==> flow/design.v <==
`timescale 1ns/1ps
module adder_32bit (
    input wire [31:0] a,
    input wire [31:0] b,
    output wire [31:0] sum
);
    wire [31:0] p, g;
    wire [32:0] c;
    assign c[0] = 1'b0;
    wire [7:0] block_p, block_g;
    wire [8:0] block_c;
    assign block_c[0] = 1'b0;
    assign p = a ^ b;   
    assign g = a & b;   
    assign c[1] = g[0] | (p[0] & c[0]);
    assign c[2] = g[1] | (p[1] & c[1]);
    assign c[3] = g[2] | (p[2] & c[2]);
    assign c[4] = g[3] | (p[3] & c[3]);
    assign block_p[0] = p[0] & p[1] & p[2] & p[3];
    assign block_g[0] = g[3] | (p[3] & g[2]) | (p[3] & p[2] & g[1]) | (p[3] & p[2] & p[1] & g[0]);
    assign c[5] = g[4] | (p[4] & c[4]);
    assign c[6] = g[5] | (p[5] & c[5]);
    assign c[7] = g[6] | (p[6] & c[6]);
    assign c[8] = g[7] | (p[7] & c[7]);
    assign block_p[1] = p[4] & p[5] & p[6] & p[7];
    assign block_g[1] = g[7] | (p[7] & g[6]) | (p[7] & p[6] & g[5]) | (p[7] & p[6] & p[5] & g[4]);
    assign c[9]  = g[8]  | (p[8]  & c[8]);
    assign c[10] = g[9]  | (p[9]  & c[9]);
    assign c[11] = g[10] | (p[10] & c[10]);
    assign c[12] = g[11] | (p[11] & c[11]);
    assign block_p[2] = p[8] & p[9] & p[10] & p[11];
    assign block_g[2] = g[11] | (p[11] & g[10]) | (p[11] & p[10] & g[9]) | (p[11] & p[10] & p[9] & g[8]);
    assign c[13] = g[12] | (p[12] & c[12]);
    assign c[14] = g[13] | (p[13] & c[13]);
    assign c[15] = g[14] | (p[14] & c[14]);
    assign c[16] = g[15] | (p[15] & c[15]);
    assign block_p[3] = p[12] & p[13] & p[14] & p[15];
    assign block_g[3] = g[15] | (p[15] & g[14]) | (p[15] & p[14] & g[13]) | (p[15] & p[14] & p[13] & g[12]);
    assign c[17] = g[16] | (p[16] & c[16]);
    assign c[18] = g[17] | (p[17] & c[17]);
    assign c[19] = g[18] | (p[18] & c[18]);
    assign c[20] = g[19] | (p[19] & c[19]);
    assign block_p[4] = p[16] & p[17] & p[18] & p[19];
    assign block_g[4] = g[19] | (p[19] & g[18]) | (p[19] & p[18] & g[17]) | (p[19] & p[18] & p[17] & g[16]);
    assign c[21] = g[20] | (p[20] & c[20]);
    assign c[22] = g[21] | (p[21] & c[21]);
    assign c[23] = g[22] | (p[22] & c[22]);
    assign c[24] = g[23] | (p[23] & c[23]);
    assign block_p[5] = p[20] & p[21] & p[22] & p[23];
    assign block_g[5] = g[23] | (p[23] & g[22]) | (p[23] & p[22] & g[21]) | (p[23] & p[22] & p[21] & g[20]);
    assign c[25] = g[24] | (p[24] & c[24]);
    assign c[26] = g[25] | (p[25] & c[25]);
    assign c[27] = g[26] | (p[26] & c[26]);
    assign c[28] = g[27] | (p[27] & c[27]);
    assign block_p[6] = p[24] & p[25] & p[26] & p[27];
    assign block_g[6] = g[27] | (p[27] & g[26]) | (p[27] & p[26] & g[25]) | (p[27] & p[26] & p[25] & g[24]);
    assign c[29] = g[28] | (p[28] & c[28]);
    assign c[30] = g[29] | (p[29] & c[29]);
    assign c[31] = g[30] | (p[30] & c[30]);
    assign c[32] = g[31] | (p[31] & c[31]);
    assign block_p[7] = p[28] & p[29] & p[30] & p[31];
    assign block_g[7] = g[31] | (p[31] & g[30]) | (p[31] & p[30] & g[29]) | (p[31] & p[30] & p[29] & g[28]);
    assign block_c[1] = block_g[0] | (block_p[0] & block_c[0]);
    assign block_c[2] = block_g[1] | (block_p[1] & block_c[1]);
    assign block_c[3] = block_g[2] | (block_p[2] & block_c[2]);
    assign block_c[4] = block_g[3] | (block_p[3] & block_c[3]);
    assign block_c[5] = block_g[4] | (block_p[4] & block_c[4]);
    assign block_c[6] = block_g[5] | (block_p[5] & block_c[5]);
    assign block_c[7] = block_g[6] | (block_p[6] & block_c[6]);
    assign block_c[8] = block_g[7] | (block_p[7] & block_c[7]);
    assign sum = p ^ c[31:0];
endmodule
`timescale 1ns/1ps
module csa_32bit (
    input wire [31:0] a,
    input wire [31:0] b,
    input wire [31:0] c,
    output wire [31:0] sum,
    output wire [31:0] carry
);
    genvar i;
    generate
        for (i = 0; i < 32; i = i + 1) begin : csa_bit
            full_adder fa (
                .a(a[i]),
                .b(b[i]),
                .c_in(c[i]),
                .sum(sum[i]),
                .c_out(carry[i])
            );
        end
    endgenerate
endmodule
module full_adder (
    input wire a,
    input wire b,
    input wire c_in,
    output wire sum,
    output wire c_out
);
    wire xor_ab, and_ab, and_xor_cin;
    xor_gate xor1 (.a(a), .b(b), .out(xor_ab));
    xor_gate xor2 (.a(xor_ab), .b(c_in), .out(sum));
    and_gate and1 (.a(a), .b(b), .out(and_ab));
    and_gate and2 (.a(xor_ab), .b(c_in), .out(and_xor_cin));
    or_gate or1 (.a(and_ab), .b(and_xor_cin), .out(c_out));
endmodule
`timescale 1ns/1ps
module and_gate (
    input wire a,
    input wire b,
    output wire out
);
    and(out,a,b);
endmodule
module xor_gate (
    input wire a,
    input wire b,
    output wire out
);
    xor(out,a,b);
endmodule
module or_gate (
    input wire a,
    input wire b,
    output wire out
);
    or(out,a,b);
endmodule
module multiplier_16bit (
    input wire [15:0] a,
    input wire [15:0] b,
    output wire [31:0] product
);
    wire [31:0] pp [15:0];
    genvar i, j;
    generate
        for (i = 0; i < 16; i = i + 1) begin : pp_row
            for (j = 0; j < 16; j = j + 1) begin : pp_col
                wire pp_bit;
                and pp_and (pp_bit, a[j], b[i]);
                assign pp[i][j+i] = pp_bit;
            end
            if (i > 0) begin : lower_zeros
                for (j = 0; j < i; j = j + 1) begin : lz
                    assign pp[i][j] = 1'b0;
                end
            end
            if (i + 16 < 32) begin : upper_zeros
                for (j = i + 16; j < 32; j = j + 1) begin : uz
                    assign pp[i][j] = 1'b0;
                end
            end
        end
    endgenerate
    wire [31:0] s1_sum[5:0], s1_carry[5:0];
    csa_32bit csa1_0 (.a(pp[0]), .b(pp[1]), .c(pp[2]), .sum(s1_sum[0]), .carry(s1_carry[0]));
    csa_32bit csa1_1 (.a(pp[3]), .b(pp[4]), .c(pp[5]), .sum(s1_sum[1]), .carry(s1_carry[1]));
    csa_32bit csa1_2 (.a(pp[6]), .b(pp[7]), .c(pp[8]), .sum(s1_sum[2]), .carry(s1_carry[2]));
    csa_32bit csa1_3 (.a(pp[9]), .b(pp[10]), .c(pp[11]), .sum(s1_sum[3]), .carry(s1_carry[3]));
    csa_32bit csa1_4 (.a(pp[12]), .b(pp[13]), .c(pp[14]), .sum(s1_sum[4]), .carry(s1_carry[4]));
    assign s1_sum[5] = pp[15];
    assign s1_carry[5] = 32'd0;
    wire [31:0] s2_sum[3:0], s2_carry[3:0];
    csa_32bit csa2_0 (.a(s1_sum[0]), .b({s1_carry[0][30:0], 1'b0}), .c(s1_sum[1]),
                      .sum(s2_sum[0]), .carry(s2_carry[0]));
    csa_32bit csa2_1 (.a({s1_carry[1][30:0], 1'b0}), .b(s1_sum[2]), .c({s1_carry[2][30:0], 1'b0}),
                      .sum(s2_sum[1]), .carry(s2_carry[1]));
    csa_32bit csa2_2 (.a(s1_sum[3]), .b({s1_carry[3][30:0], 1'b0}), .c(s1_sum[4]),
                      .sum(s2_sum[2]), .carry(s2_carry[2]));
    csa_32bit csa2_3 (.a({s1_carry[4][30:0], 1'b0}), .b(s1_sum[5]), .c({s1_carry[5][30:0], 1'b0}),
                      .sum(s2_sum[3]), .carry(s2_carry[3]));
    wire [31:0] s3_sum[2:0], s3_carry[2:0];
    csa_32bit csa3_0 (.a(s2_sum[0]), .b({s2_carry[0][30:0], 1'b0}), .c(s2_sum[1]),
                      .sum(s3_sum[0]), .carry(s3_carry[0]));
    csa_32bit csa3_1 (.a({s2_carry[1][30:0], 1'b0}), .b(s2_sum[2]), .c({s2_carry[2][30:0], 1'b0}),
                      .sum(s3_sum[1]), .carry(s3_carry[1]));
    assign s3_sum[2] = s2_sum[3];
    assign s3_carry[2] = {s2_carry[3][30:0], 1'b0};
    wire [31:0] s4_sum[1:0], s4_carry[1:0];
    csa_32bit csa4_0 (.a(s3_sum[0]), .b({s3_carry[0][30:0], 1'b0}), .c(s3_sum[1]),
                      .sum(s4_sum[0]), .carry(s4_carry[0]));
    csa_32bit csa4_1 (.a({s3_carry[1][30:0], 1'b0}), .b(s3_sum[2]), .c(s3_carry[2]),
                      .sum(s4_sum[1]), .carry(s4_carry[1]));
    wire [31:0] final_sum, final_carry;
    csa_32bit csa_final (.a(s4_sum[0]), .b({s4_carry[0][30:0], 1'b0}), .c(s4_sum[1]),
                         .sum(final_sum), .carry(final_carry));
    wire [31:0] shifted_carry;
    assign shifted_carry = {final_carry[30:0], 1'b0};
    wire [31:0] temp_sum;
    adder_32bit final_adder1 (.a(final_sum), .b(shifted_carry), .sum(temp_sum));
    wire [31:0] shifted_carry2;
    assign shifted_carry2 = {s4_carry[1][30:0], 1'b0};
    adder_32bit final_adder2 (.a(temp_sum), .b(shifted_carry2), .sum(product));
endmodule
`timescale 1ns/1ps
module pe (
    input wire clk,
    input wire rst_n,
    input wire en,
    input wire [15:0] a_in,       
    input wire [15:0] b_in,       
    input wire [31:0] partial_sum_in,   
    input wire load_acc,          
    output reg [15:0] a_out,      
    output reg [15:0] b_out,      
    output wire [31:0] acc_out    
);
    wire [31:0] mult_result;
    wire [31:0] add_result;
    reg [31:0] accumulator;
    multiplier_16bit mult_inst (
        .a(a_in),
        .b(b_in),
        .product(mult_result)
    );
    adder_32bit add_inst (
        .a(accumulator),
        .b(mult_result),
        .sum(add_result)
    );
    always @(posedge clk or negedge rst_n) begin
        if (!rst_n) begin
            accumulator <= 32'd0;
        end else if (load_acc) begin
            accumulator <= partial_sum_in;
        end else if (en) begin
            accumulator <= add_result;
        end
    end
    always @(posedge clk or negedge rst_n) begin
        if (!rst_n) begin
            a_out <= 16'd0;
            b_out <= 16'd0;
        end else if (en) begin
            a_out <= a_in;
            b_out <= b_in;
        end
    end
    assign acc_out = accumulator;
endmodule
`timescale 1ns/1ps
module mac_array_4x4 (
    input wire clk,
    input wire rst_n,
    input wire en,
    input wire load_acc,
    input wire [15:0] a_in_0,
    input wire [15:0] a_in_1,
    input wire [15:0] a_in_2,
    input wire [15:0] a_in_3,
    input wire [15:0] b_in_0,
    input wire [15:0] b_in_1,
    input wire [15:0] b_in_2,
    input wire [15:0] b_in_3,
    input wire [511:0] partial_sum_init,
    output wire [31:0] result_0_0, result_0_1, result_0_2, result_0_3,
    output wire [31:0] result_1_0, result_1_1, result_1_2, result_1_3,
    output wire [31:0] result_2_0, result_2_1, result_2_2, result_2_3,
    output wire [31:0] result_3_0, result_3_1, result_3_2, result_3_3
);
    wire [15:0] a_wire [0:3][0:4];   
    wire [15:0] b_wire [0:4][0:3];   
    assign a_wire[0][0] = a_in_0;
    assign a_wire[1][0] = a_in_1;
    assign a_wire[2][0] = a_in_2;
    assign a_wire[3][0] = a_in_3;
    assign b_wire[0][0] = b_in_0;
    assign b_wire[0][1] = b_in_1;
    assign b_wire[0][2] = b_in_2;
    assign b_wire[0][3] = b_in_3;
    wire [31:0] acc_out [0:3][0:3];
    genvar row, col;
    generate
        for (row = 0; row < 4; row = row + 1) begin : pe_row
            for (col = 0; col < 4; col = col + 1) begin : pe_col
                pe pe_inst (
                    .clk(clk),
                    .rst_n(rst_n),
                    .en(en),
                    .a_in(a_wire[row][col]),
                    .b_in(b_wire[row][col]),
                    .partial_sum_in(partial_sum_init[(row*4+col)*32 +: 32]),
                    .load_acc(load_acc),
                    .a_out(a_wire[row][col+1]),
                    .b_out(b_wire[row+1][col]),
                    .acc_out(acc_out[row][col])
                );
            end
        end
    endgenerate
    assign result_0_0 = acc_out[0][0];
    assign result_0_1 = acc_out[0][1];
    assign result_0_2 = acc_out[0][2];
    assign result_0_3 = acc_out[0][3];
    assign result_1_0 = acc_out[1][0];
    assign result_1_1 = acc_out[1][1];
    assign result_1_2 = acc_out[1][2];
    assign result_1_3 = acc_out[1][3];
    assign result_2_0 = acc_out[2][0];
    assign result_2_1 = acc_out[2][1];
    assign result_2_2 = acc_out[2][2];
    assign result_2_3 = acc_out[2][3];
    assign result_3_0 = acc_out[3][0];
    assign result_3_1 = acc_out[3][1];
    assign result_3_2 = acc_out[3][2];
    assign result_3_3 = acc_out[3][3];
endmodule
# Tool chain data of mac_array_4x4
# Tool output for the design above before and after an edit, in the order of the flow.
# Lines under "before" count in the file above, lines under "after" in the edited file.
# "diff": "after" minus "before" as printed here.
# Not given: --
[inputs] design="mac_array_4x4" clk_port="clk" library="sky130hd" pvt_corner="tt_025C_1v80"

# Diff
# Unified diff, file above to edited file.
# The edit is scripted: it alters the design's behaviour and was not made to optimise anything.
# begin of diff
@@ -255,9 +255,13 @@
     input wire [15:0] b_in_3,
     input wire [511:0] partial_sum_init,
-    output wire [31:0] result_0_0, result_0_1, result_0_2, result_0_3,
+    output wire [31:0] result_0_0, result_0_1_out, result_0_2, result_0_3,
     output wire [31:0] result_1_0, result_1_1, result_1_2, result_1_3,
     output wire [31:0] result_2_0, result_2_1, result_2_2, result_2_3,
     output wire [31:0] result_3_0, result_3_1, result_3_2, result_3_3
 );
+    wire [31:0] result_0_1;
+    reg [31:0] result_0_1_r;
+    always @(posedge clk) result_0_1_r <= result_0_1;
+    assign result_0_1_out = result_0_1_r;
     wire [15:0] a_wire [0:3][0:4];   
     wire [15:0] b_wire [0:4][0:3];   
# end of diff

# Word-level counts
# Source: Yosys, flattened and elaborated. Widths are those after wreduce. Registers that Yosys merges into a memory's read port (data or address) are not register bits. Print and check cells do not count. Equal cells are merged and count once.
[bits] element="out_inout_bits" before=512 after=512 diff=0
[bits] element="word_cells" before=23785 after=23786 diff=1
[bits] element="reg_bits" before=896 after=928 diff=32
[bits] element="inputBits" before=644 after=644 diff=0
[classes] element="muxes" before=32 after=32 diff=0
[classes] element="reduce_logical" before=1 after=1 diff=0
[classes] element="logic" before=23712 after=23712 diff=0
[ops] cell="1-bit AND" before=12368 after=12368 diff=0
[ops] cell="1-bit XOR" before=6832 after=6832 diff=0
[ops] cell="1-bit bitwise OR" before=4368 after=4368 diff=0
[ops] cell="32-bit XOR" before=64 after=64 diff=0
[ops] cell="31-bit AND" before=48 after=48 diff=0
[ops] cell="32-bit 2-to-1 mux" before=32 after=32 diff=0
[ops] cell="31-bit XOR" before=16 after=16 diff=0
[ops] cell="31-bit by 32-bit XOR with 32-bit output" before=16 after=16 diff=0
[ops] cell="2-bit nonzero test" before=1 after=1 diff=0

# Logic depth
# Depth = most cells in a row (Yosys ltp): at word level without a register or memory, in the mapped netlist without a sequential cell, where the memories' decode and read muxes count.
[depth] element="word_depth" before=204 after=204 diff=0
[depth] element="ABC_AREA" before="0" after="0"
[depth] element="depth_mapped" before=48 after=48 diff=0
[depth] element="depth_no_buf" before=47 after=47 diff=0

# Mapped cells and area
# The flow's flattened synthesis, as Yosys stat reports it; memories are mapped. The netlist is that of the ABC_AREA named above (0 if unset); the other value can give another one.
[synth_totals] element="synth_area_um2" before=175240.6 after=176749.5 diff=1508.9
[synth_totals] element="cell_count" before=17773 after=17805 diff=32
[synth_totals] element="ffs" before=896 after=928 diff=32
[synth_totals] element="buf_cells" before=780 after=781 diff=1
[by_type] type="sky130_fd_sc_hd__mux2_4" before=0 after=200 diff=200
[by_type] type="sky130_fd_sc_hd__mux2_2" before=385 after=186 diff=-199
[by_type] type="sky130_fd_sc_hd__buf_2" before=142 after=102 diff=-40
[by_type] type="sky130_fd_sc_hd__dfxtp_1" before=0 after=32 diff=32
[by_type] type="sky130_fd_sc_hd__clkbuf_1" before=570 after=589 diff=19
[by_type] type="sky130_fd_sc_hd__buf_6" before=14 after=32 diff=18
[by_type] type="sky130_fd_sc_hd__o21ai_1" before=63 after=46 diff=-17
[by_type] type="sky130_fd_sc_hd__o21ai_0" before=912 after=928 diff=16
[by_type] type="sky130_fd_sc_hd__buf_4" before=53 after=58 diff=5
[by_type] type="sky130_fd_sc_hd__o311ai_0" before=7 after=2 diff=-5
[by_type] type="sky130_fd_sc_hd__nand2_1" before=1158 after=1155 diff=-3
[by_type] type="sky130_fd_sc_hd__o311ai_1" before=0 after=3 diff=3
[by_type] type="sky130_fd_sc_hd__inv_1" before=4471 after=4469 diff=-2
[by_type] type="sky130_fd_sc_hd__nand2b_1" before=10 after=12 diff=2
[by_type] type="sky130_fd_sc_hd__a2bb2oi_1" before=9 after=11 diff=2
[by_type] type="sky130_fd_sc_hd__nand3_1" before=9 after=11 diff=2
[by_type] type="sky130_fd_sc_hd__o211ai_1" before=9 after=11 diff=2
[by_type] type="sky130_fd_sc_hd__a22oi_1" before=7 after=5 diff=-2
# Not every row of either side is listed.
# By module: a second synthesis without flattening, with its own total; a netlist apart from the flattened one above.
[hier_totals] element="hier_cells" before=45296 after=45328 diff=32
[hier_totals] element="hier_area_um2" before=366071.1 after=366711.7 diff=640.6
# Rows give one instance, submodules left out.
[modules_before] mod="xor_gate" area_um2=8.8 n_inst=14336 cells=1 mod_seq_area_um2=0.0
[modules_before] mod="and_gate" area_um2=6.3 n_inst=14336 cells=1 mod_seq_area_um2=0.0
[modules_before] mod="pe" area_um2=2811.4 n_inst=16 cells=206 mod_seq_area_um2=1601.5
[modules_before] mod="or_gate" area_um2=6.3 n_inst=7168 cells=1 mod_seq_area_um2=0.0
[modules_before] mod="adder_32bit" area_um2=636.9 n_inst=48 cells=32 mod_seq_area_um2=0.0
[modules_before] mod="multiplier_16bit" area_um2=1901.8 n_inst=16 cells=289 mod_seq_area_um2=0.0
[modules_before] mod="csa_32bit" area_um2=0.0 n_inst=224 cells=0 mod_seq_area_um2=0.0
[modules_before] mod="full_adder" area_um2=0.0 n_inst=7168 cells=0 mod_seq_area_um2=0.0
[modules_before] mod="mac_array_4x4" area_um2=0.0 n_inst=1 cells=0 mod_seq_area_um2=0.0
[modules_after] mod="xor_gate" area_um2=8.8 n_inst=14336 cells=1 mod_seq_area_um2=0.0
[modules_after] mod="and_gate" area_um2=6.3 n_inst=14336 cells=1 mod_seq_area_um2=0.0
[modules_after] mod="pe" area_um2=2811.4 n_inst=16 cells=206 mod_seq_area_um2=1601.5
[modules_after] mod="or_gate" area_um2=6.3 n_inst=7168 cells=1 mod_seq_area_um2=0.0
[modules_after] mod="adder_32bit" area_um2=636.9 n_inst=48 cells=32 mod_seq_area_um2=0.0
[modules_after] mod="multiplier_16bit" area_um2=1901.8 n_inst=16 cells=289 mod_seq_area_um2=0.0
[modules_after] mod="mac_array_4x4" area_um2=640.6 n_inst=1 cells=32 mod_seq_area_um2=640.6
[modules_after] mod="csa_32bit" area_um2=0.0 n_inst=224 cells=0 mod_seq_area_um2=0.0
[modules_after] mod="full_adder" area_um2=0.0 n_inst=7168 cells=0 mod_seq_area_um2=0.0

# Path before layout
# OpenSTA on the mapped netlist: ideal clock, no wires. The path of least setup slack (recovery checks aside). Input and output delay are each 20% of the period. Register names are those of the netlist, which keeps one name where synthesis merged equal registers.
[synth_path] element="kind" before="in2reg" after="in2reg"
[synth_path] element="startpoint" before="in b_in_0[0]" after="in b_in_0[0]"
[synth_path] element="endpoint" before="reg pe_row[0].pe_col[0].pe_inst.accumulator[31]" after="reg pe_row[0].pe_col[0].pe_inst.accumulator[31]"
[synth_path] element="slack_ps" before=1016 after=1063 diff=47
[synth_path] element="setup_ps" before=116 after=104 diff=-12
[synth_path] element="stages" before=41 after=41 diff=0
[synth_path] element="t_arrival_ps" before=16868 after=16833 diff=-35
[synth_path] element="tclk_ps" before=18000 after=18000 diff=0
[synth_path] element="delay_ps" before=13384 after=13337 diff=-47
[synth_path] element="n_path_buf" before=1 after=1 diff=0
[synth_path] element="period_less_setup_slack_ps" before=16984 after=16937 diff=-47
# "delay_ps" is the arrival time less input delay plus setup time.
# "stages": output pins that drive a net of the path, with the launching flip-flop's if there is one; two outputs of one cell count as two.
# "period_less_setup_slack_ps" = period - worst setup slack (recovery checks aside). The figure is calculated, with input and output delays left at 20% of the set period.
# Between the ends stands the longest chain of elaborated cells between them, by number of cells; it is not shown to be the way that was timed. Of several equally long chains one is given.
# A line is the first line of the expression or statement that the cell stems from. Yosys adds cells for indexed reads and writes and turns some case tables into memories.
# At most two assigning lines are given for a register; there are more.
[synth_between_before] cell_sequence="sky130_fd_sc_hd__clkbuf_1 sky130_fd_sc_hd__and2_1 sky130_fd_sc_hd__fa_1 sky130_fd_sc_hd__inv_1 sky130_fd_sc_hd__fa_1 sky130_fd_sc_hd__fa_1 sky130_fd_sc_hd__fa_1 sky130_fd_sc_hd__inv_1 sky130_fd_sc_hd__ha_1 sky130_fd_sc_hd__fa_1 sky130_fd_sc_hd__inv_1 sky130_fd_sc_hd__fa_1 sky130_fd_sc_hd__fa_1 sky130_fd_sc_hd__fa_1 sky130_fd_sc_hd__fa_1 sky130_fd_sc_hd__fa_1 sky130_fd_sc_hd__fa_1 sky130_fd_sc_hd__fa_1 [... 5 more ...] sky130_fd_sc_hd__fa_1 sky130_fd_sc_hd__fa_1 sky130_fd_sc_hd__fa_1 sky130_fd_sc_hd__fa_1 sky130_fd_sc_hd__fa_1 sky130_fd_sc_hd__fa_1 sky130_fd_sc_hd__fa_1 sky130_fd_sc_hd__fa_1 sky130_fd_sc_hd__fa_1 sky130_fd_sc_hd__fa_1 sky130_fd_sc_hd__fa_1 sky130_fd_sc_hd__fa_1 sky130_fd_sc_hd__fa_1 sky130_fd_sc_hd__fa_1 sky130_fd_sc_hd__fa_1 sky130_fd_sc_hd__xnor2_1 sky130_fd_sc_hd__xnor2_1 sky130_fd_sc_hd__o311ai_0" elab_chain_len=71 cells_between=546 cone_lines=39 cone_classes="mux: 2; logic: 544"
[synth_rtl_before] element="start, declared" line=252 rtl="input wire [15:0] b_in_0,"
[synth_rtl_before] element="1-bit AND" line=141 rtl="and pp_and (pp_bit, a[j], b[i]);"
[synth_rtl_before] element="1-bit XOR" line=121 rtl="xor(out,a,b);"
[synth_rtl_before] element="1-bit AND" line=114 rtl="and(out,a,b);"
[synth_rtl_before] element="1-bit bitwise OR" line=128 rtl="or(out,a,b);"
[synth_rtl_before] element="1-bit XOR" line=121
[synth_rtl_before] element="1-bit AND" line=114
[synth_rtl_before] element="1-bit bitwise OR" line=128
[synth_rtl_before] element="[... 57 more ...]"
[synth_rtl_before] element="31-bit by 32-bit XOR with 32-bit output" line=71 rtl="assign sum = p ^ c[31:0];"
[synth_rtl_before] element="32-bit XOR" line=13 rtl="assign p = a ^ b;"
[synth_rtl_before] element="32-bit XOR" line=71
[synth_rtl_before] element="32-bit XOR" line=13
[synth_rtl_before] element="32-bit XOR" line=71
[synth_rtl_before] element="32-bit 2-to-1 mux" line=227 rtl="end else if (en) begin"
[synth_rtl_before] element="32-bit 2-to-1 mux" line=225 rtl="end else if (load_acc) begin"
[synth_rtl_before] element="end, assigned" line=226 rtl="accumulator <= partial_sum_in;"
[synth_rtl_before] element="end, assigned" line=228 rtl="accumulator <= add_result;"
[synth_rtl_before] element="end, declared" line=211 rtl="reg [31:0] accumulator;"
[synth_between_after] cell_sequence="sky130_fd_sc_hd__clkbuf_1 sky130_fd_sc_hd__and2_1 sky130_fd_sc_hd__fa_1 sky130_fd_sc_hd__inv_1 sky130_fd_sc_hd__fa_1 sky130_fd_sc_hd__fa_1 sky130_fd_sc_hd__fa_1 sky130_fd_sc_hd__inv_1 sky130_fd_sc_hd__ha_1 sky130_fd_sc_hd__fa_1 sky130_fd_sc_hd__inv_1 sky130_fd_sc_hd__fa_1 sky130_fd_sc_hd__fa_1 sky130_fd_sc_hd__fa_1 sky130_fd_sc_hd__fa_1 sky130_fd_sc_hd__fa_1 sky130_fd_sc_hd__fa_1 sky130_fd_sc_hd__fa_1 [... 5 more ...] sky130_fd_sc_hd__fa_1 sky130_fd_sc_hd__fa_1 sky130_fd_sc_hd__fa_1 sky130_fd_sc_hd__fa_1 sky130_fd_sc_hd__fa_1 sky130_fd_sc_hd__fa_1 sky130_fd_sc_hd__fa_1 sky130_fd_sc_hd__fa_1 sky130_fd_sc_hd__fa_1 sky130_fd_sc_hd__fa_1 sky130_fd_sc_hd__fa_1 sky130_fd_sc_hd__fa_1 sky130_fd_sc_hd__fa_1 sky130_fd_sc_hd__fa_1 sky130_fd_sc_hd__fa_1 sky130_fd_sc_hd__xnor2_1 sky130_fd_sc_hd__xnor2_1 sky130_fd_sc_hd__o311ai_1" elab_chain_len=71 cells_between=546 cone_lines=39 cone_classes="mux: 2; logic: 544"
[synth_rtl_after] element="start, declared" line=252 rtl="input wire [15:0] b_in_0,"
[synth_rtl_after] element="1-bit AND" line=141 rtl="and pp_and (pp_bit, a[j], b[i]);"
[synth_rtl_after] element="1-bit XOR" line=121 rtl="xor(out,a,b);"
[synth_rtl_after] element="1-bit AND" line=114 rtl="and(out,a,b);"
[synth_rtl_after] element="1-bit bitwise OR" line=128 rtl="or(out,a,b);"
[synth_rtl_after] element="1-bit XOR" line=121
[synth_rtl_after] element="1-bit AND" line=114
[synth_rtl_after] element="1-bit bitwise OR" line=128
[synth_rtl_after] element="[... 57 more ...]"
[synth_rtl_after] element="31-bit by 32-bit XOR with 32-bit output" line=71 rtl="assign sum = p ^ c[31:0];"
[synth_rtl_after] element="32-bit XOR" line=13 rtl="assign p = a ^ b;"
[synth_rtl_after] element="32-bit XOR" line=71
[synth_rtl_after] element="32-bit XOR" line=13
[synth_rtl_after] element="32-bit XOR" line=71
[synth_rtl_after] element="32-bit 2-to-1 mux" line=227 rtl="end else if (en) begin"
[synth_rtl_after] element="32-bit 2-to-1 mux" line=225 rtl="end else if (load_acc) begin"
[synth_rtl_after] element="end, assigned" line=226 rtl="accumulator <= partial_sum_in;"
[synth_rtl_after] element="end, assigned" line=228 rtl="accumulator <= add_result;"
[synth_rtl_after] element="end, declared" line=211 rtl="reg [31:0] accumulator;"

# Timing after layout
# Path of least setup slack in the final report of each run of pair 1 (OpenROAD, finished layout, wires in). Where an end is a register, its clock arrival counts in the times.
# The report prints the path's times to 10 ps; the period is as set.
[layout_path] element="kind" before="in2reg" after="in2reg"
[layout_path] element="startpoint" before="in b_in_1[0]" after="in a_in_0[6]"
[layout_path] element="endpoint" before="reg pe_row[0].pe_col[1].pe_inst.accumulator[31]" after="reg pe_row[0].pe_col[0].pe_inst.accumulator[31]"
[layout_path] element="setup_ps" before=80 after=100 diff=20
[layout_path] element="tclk_ps" before=17300 after=17300 diff=0
[layout_path] element="t_arrival_ps" before=17730 after=17670 diff=-60
[layout_path] element="n_path_buf" before=3 after=2 diff=-1
[layout_path] element="slack_ps" before=370 after=370 diff=0
[layout_path] element="stages" before=44 after=42 diff=-2
# Between the ends stands the longest chain of elaborated cells between them, by number of cells; it is not shown to be the way that was timed. Of several equally long chains one is given.
# At most two assigning lines are given for a register; there are more.
[layout_between_before] cell_sequence="sky130_fd_sc_hd__clkdlybuf4s50_1 sky130_fd_sc_hd__buf_12 sky130_fd_sc_hd__and2_1 sky130_fd_sc_hd__fa_1 sky130_fd_sc_hd__inv_1 sky130_fd_sc_hd__fa_1 sky130_fd_sc_hd__fa_1 sky130_fd_sc_hd__fa_1 sky130_fd_sc_hd__inv_1 sky130_fd_sc_hd__ha_1 sky130_fd_sc_hd__fa_1 sky130_fd_sc_hd__inv_1 sky130_fd_sc_hd__fa_1 sky130_fd_sc_hd__fa_1 sky130_fd_sc_hd__fa_1 sky130_fd_sc_hd__fa_2 sky130_fd_sc_hd__fa_1 sky130_fd_sc_hd__fa_1 [... 8 more ...] sky130_fd_sc_hd__fa_1 sky130_fd_sc_hd__fa_1 sky130_fd_sc_hd__fa_1 sky130_fd_sc_hd__fa_1 sky130_fd_sc_hd__fa_1 sky130_fd_sc_hd__fa_1 sky130_fd_sc_hd__fa_1 sky130_fd_sc_hd__fa_1 sky130_fd_sc_hd__fa_1 sky130_fd_sc_hd__fa_1 sky130_fd_sc_hd__fa_1 sky130_fd_sc_hd__fa_1 sky130_fd_sc_hd__fa_1 sky130_fd_sc_hd__xnor2_1 sky130_fd_sc_hd__xnor2_1 sky130_fd_sc_hd__buf_4 sky130_fd_sc_hd__nand3_1 sky130_fd_sc_hd__o211ai_1" elab_chain_len=71 cells_between=546 cone_lines=39 cone_classes="mux: 2; logic: 544"
[layout_rtl_before] element="start, declared" line=253 rtl="input wire [15:0] b_in_1,"
[layout_rtl_before] element="1-bit AND" line=141 rtl="and pp_and (pp_bit, a[j], b[i]);"
[layout_rtl_before] element="1-bit XOR" line=121 rtl="xor(out,a,b);"
[layout_rtl_before] element="1-bit AND" line=114 rtl="and(out,a,b);"
[layout_rtl_before] element="1-bit bitwise OR" line=128 rtl="or(out,a,b);"
[layout_rtl_before] element="1-bit XOR" line=121
[layout_rtl_before] element="1-bit AND" line=114
[layout_rtl_before] element="1-bit bitwise OR" line=128
[layout_rtl_before] element="[... 57 more ...]"
[layout_rtl_before] element="31-bit by 32-bit XOR with 32-bit output" line=71 rtl="assign sum = p ^ c[31:0];"
[layout_rtl_before] element="32-bit XOR" line=13 rtl="assign p = a ^ b;"
[layout_rtl_before] element="32-bit XOR" line=71
[layout_rtl_before] element="32-bit XOR" line=13
[layout_rtl_before] element="32-bit XOR" line=71
[layout_rtl_before] element="32-bit 2-to-1 mux" line=227 rtl="end else if (en) begin"
[layout_rtl_before] element="32-bit 2-to-1 mux" line=225 rtl="end else if (load_acc) begin"
[layout_rtl_before] element="end, assigned" line=226 rtl="accumulator <= partial_sum_in;"
[layout_rtl_before] element="end, assigned" line=228 rtl="accumulator <= add_result;"
[layout_rtl_before] element="end, declared" line=211 rtl="reg [31:0] accumulator;"
[layout_between_after] cell_sequence="sky130_fd_sc_hd__clkdlybuf4s50_1 sky130_fd_sc_hd__and2_1 sky130_fd_sc_hd__fa_1 sky130_fd_sc_hd__inv_1 sky130_fd_sc_hd__fa_1 sky130_fd_sc_hd__fa_1 sky130_fd_sc_hd__fa_1 sky130_fd_sc_hd__inv_1 sky130_fd_sc_hd__ha_1 sky130_fd_sc_hd__fa_1 sky130_fd_sc_hd__inv_1 sky130_fd_sc_hd__fa_1 sky130_fd_sc_hd__fa_1 sky130_fd_sc_hd__fa_1 sky130_fd_sc_hd__fa_1 sky130_fd_sc_hd__fa_1 sky130_fd_sc_hd__fa_1 sky130_fd_sc_hd__fa_1 [... 6 more ...] sky130_fd_sc_hd__fa_1 sky130_fd_sc_hd__fa_1 sky130_fd_sc_hd__fa_1 sky130_fd_sc_hd__fa_1 sky130_fd_sc_hd__fa_1 sky130_fd_sc_hd__fa_1 sky130_fd_sc_hd__fa_1 sky130_fd_sc_hd__fa_1 sky130_fd_sc_hd__fa_1 sky130_fd_sc_hd__fa_1 sky130_fd_sc_hd__fa_1 sky130_fd_sc_hd__fa_1 sky130_fd_sc_hd__fa_2 sky130_fd_sc_hd__fa_2 sky130_fd_sc_hd__xnor2_2 sky130_fd_sc_hd__xnor2_1 sky130_fd_sc_hd__buf_4 sky130_fd_sc_hd__o311ai_1" elab_chain_len=67 cells_between=601 cone_lines=34 cone_classes="mux: 2; logic: 599"
[layout_rtl_after] element="start, declared" line=248 rtl="input wire [15:0] a_in_0,"
[layout_rtl_after] element="1-bit AND" line=141 rtl="and pp_and (pp_bit, a[j], b[i]);"
[layout_rtl_after] element="1-bit XOR" line=121 rtl="xor(out,a,b);"
[layout_rtl_after] element="1-bit AND" line=114 rtl="and(out,a,b);"
[layout_rtl_after] element="1-bit bitwise OR" line=128 rtl="or(out,a,b);"
[layout_rtl_after] element="1-bit XOR x7" line=121
[layout_rtl_after] element="31-bit XOR" line=13 rtl="assign p = a ^ b;"
[layout_rtl_after] element="1-bit AND" line=24 rtl="assign c[8] = g[7] | (p[7] & c[7]);"
[layout_rtl_after] element="[... 47 more ...]"
[layout_rtl_after] element="31-bit by 32-bit XOR with 32-bit output" line=71 rtl="assign sum = p ^ c[31:0];"
[layout_rtl_after] element="32-bit XOR" line=13
[layout_rtl_after] element="32-bit XOR" line=71
[layout_rtl_after] element="32-bit XOR" line=13
[layout_rtl_after] element="32-bit XOR" line=71
[layout_rtl_after] element="32-bit 2-to-1 mux" line=227 rtl="end else if (en) begin"
[layout_rtl_after] element="32-bit 2-to-1 mux" line=225 rtl="end else if (load_acc) begin"
[layout_rtl_after] element="end, assigned" line=226 rtl="accumulator <= partial_sum_in;"
[layout_rtl_after] element="end, assigned" line=228 rtl="accumulator <= add_result;"
[layout_rtl_after] element="end, declared" line=211 rtl="reg [31:0] accumulator;"

# Measured runs
# Runs of the flow (Yosys, OpenROAD) on both versions; the two runs of a pair have the same settings. The constraints put input and output delay at 20% of the set period each and load the outputs with 0.01 pF.
[flow_settings_pair_1] CORE_UTILIZATION=40 period_ns=17.3 CAP_MARGIN=20 CORE_MARGIN=2 SLEW_MARGIN=20
[measured_pair_1] element="layout_utilization_pct" before=45.5 after=45.5 diff=0.0
[measured_pair_1] element="setup_ws_ps" before=373 after=375 diff=2
[measured_pair_1] element="timing.hold.ws_ps" before=509 after=379 diff=-130
[measured_pair_1] element="synthArea_um2" before=175240.6 after=176749.5 diff=1508.9
[measured_pair_1] element="design_die_area_um2" before=443409.0 after=447207.0 diff=3798.0
[measured_pair_1] element="finalCellArea_um2" before=199055.0 after=200580.0 diff=1525.0
[measured_pair_1] element="timing.achieved_period_ps" before=16927 after=16925 diff=-2
[measured_pair_1] element="final_setup_tns_ps" before=0 after=0 diff=0
[flow_settings_pair_2] CAP_MARGIN=25 CELL_PAD_IN_SITES_DETAIL_PLACEMENT=1 CELL_PAD_IN_SITES_GLOBAL_PLACEMENT=2 CORE_UTILIZATION=28 MAX_ROUTING_LAYER="met4" MIN_ROUTING_LAYER="met1" PLACE_DENSITY=0.7 SETUP_SLACK_MARGIN=3.84 TNS_END_PERCENT=55 period_ns=17.4 CORE_MARGIN=2 SLEW_MARGIN=20
[measured_pair_2] element="layout_utilization_pct" before=33.2 after=33.1 diff=-0.1
[measured_pair_2] element="setup_ws_ps" before=1931 after=1573 diff=-358
[measured_pair_2] element="timing.hold.ws_ps" before=509 after=393 diff=-116
[measured_pair_2] element="synthArea_um2" before=175240.6 after=176749.5 diff=1508.9
[measured_pair_2] element="design_die_area_um2" before=632200.0 after=637618.0 diff=5418.0
[measured_pair_2] element="finalCellArea_um2" before=206821.0 after=208272.0 diff=1451.0
[measured_pair_2] element="timing.achieved_period_ps" before=15469 after=15827 diff=358
[measured_pair_2] element="final_setup_tns_ps" before=0 after=0 diff=0
# "timing.achieved_period_ps" is the run's clock period less its worst setup slack. It is reckoned from that one timing run; input and output delays stay at 20% of the period that was set.
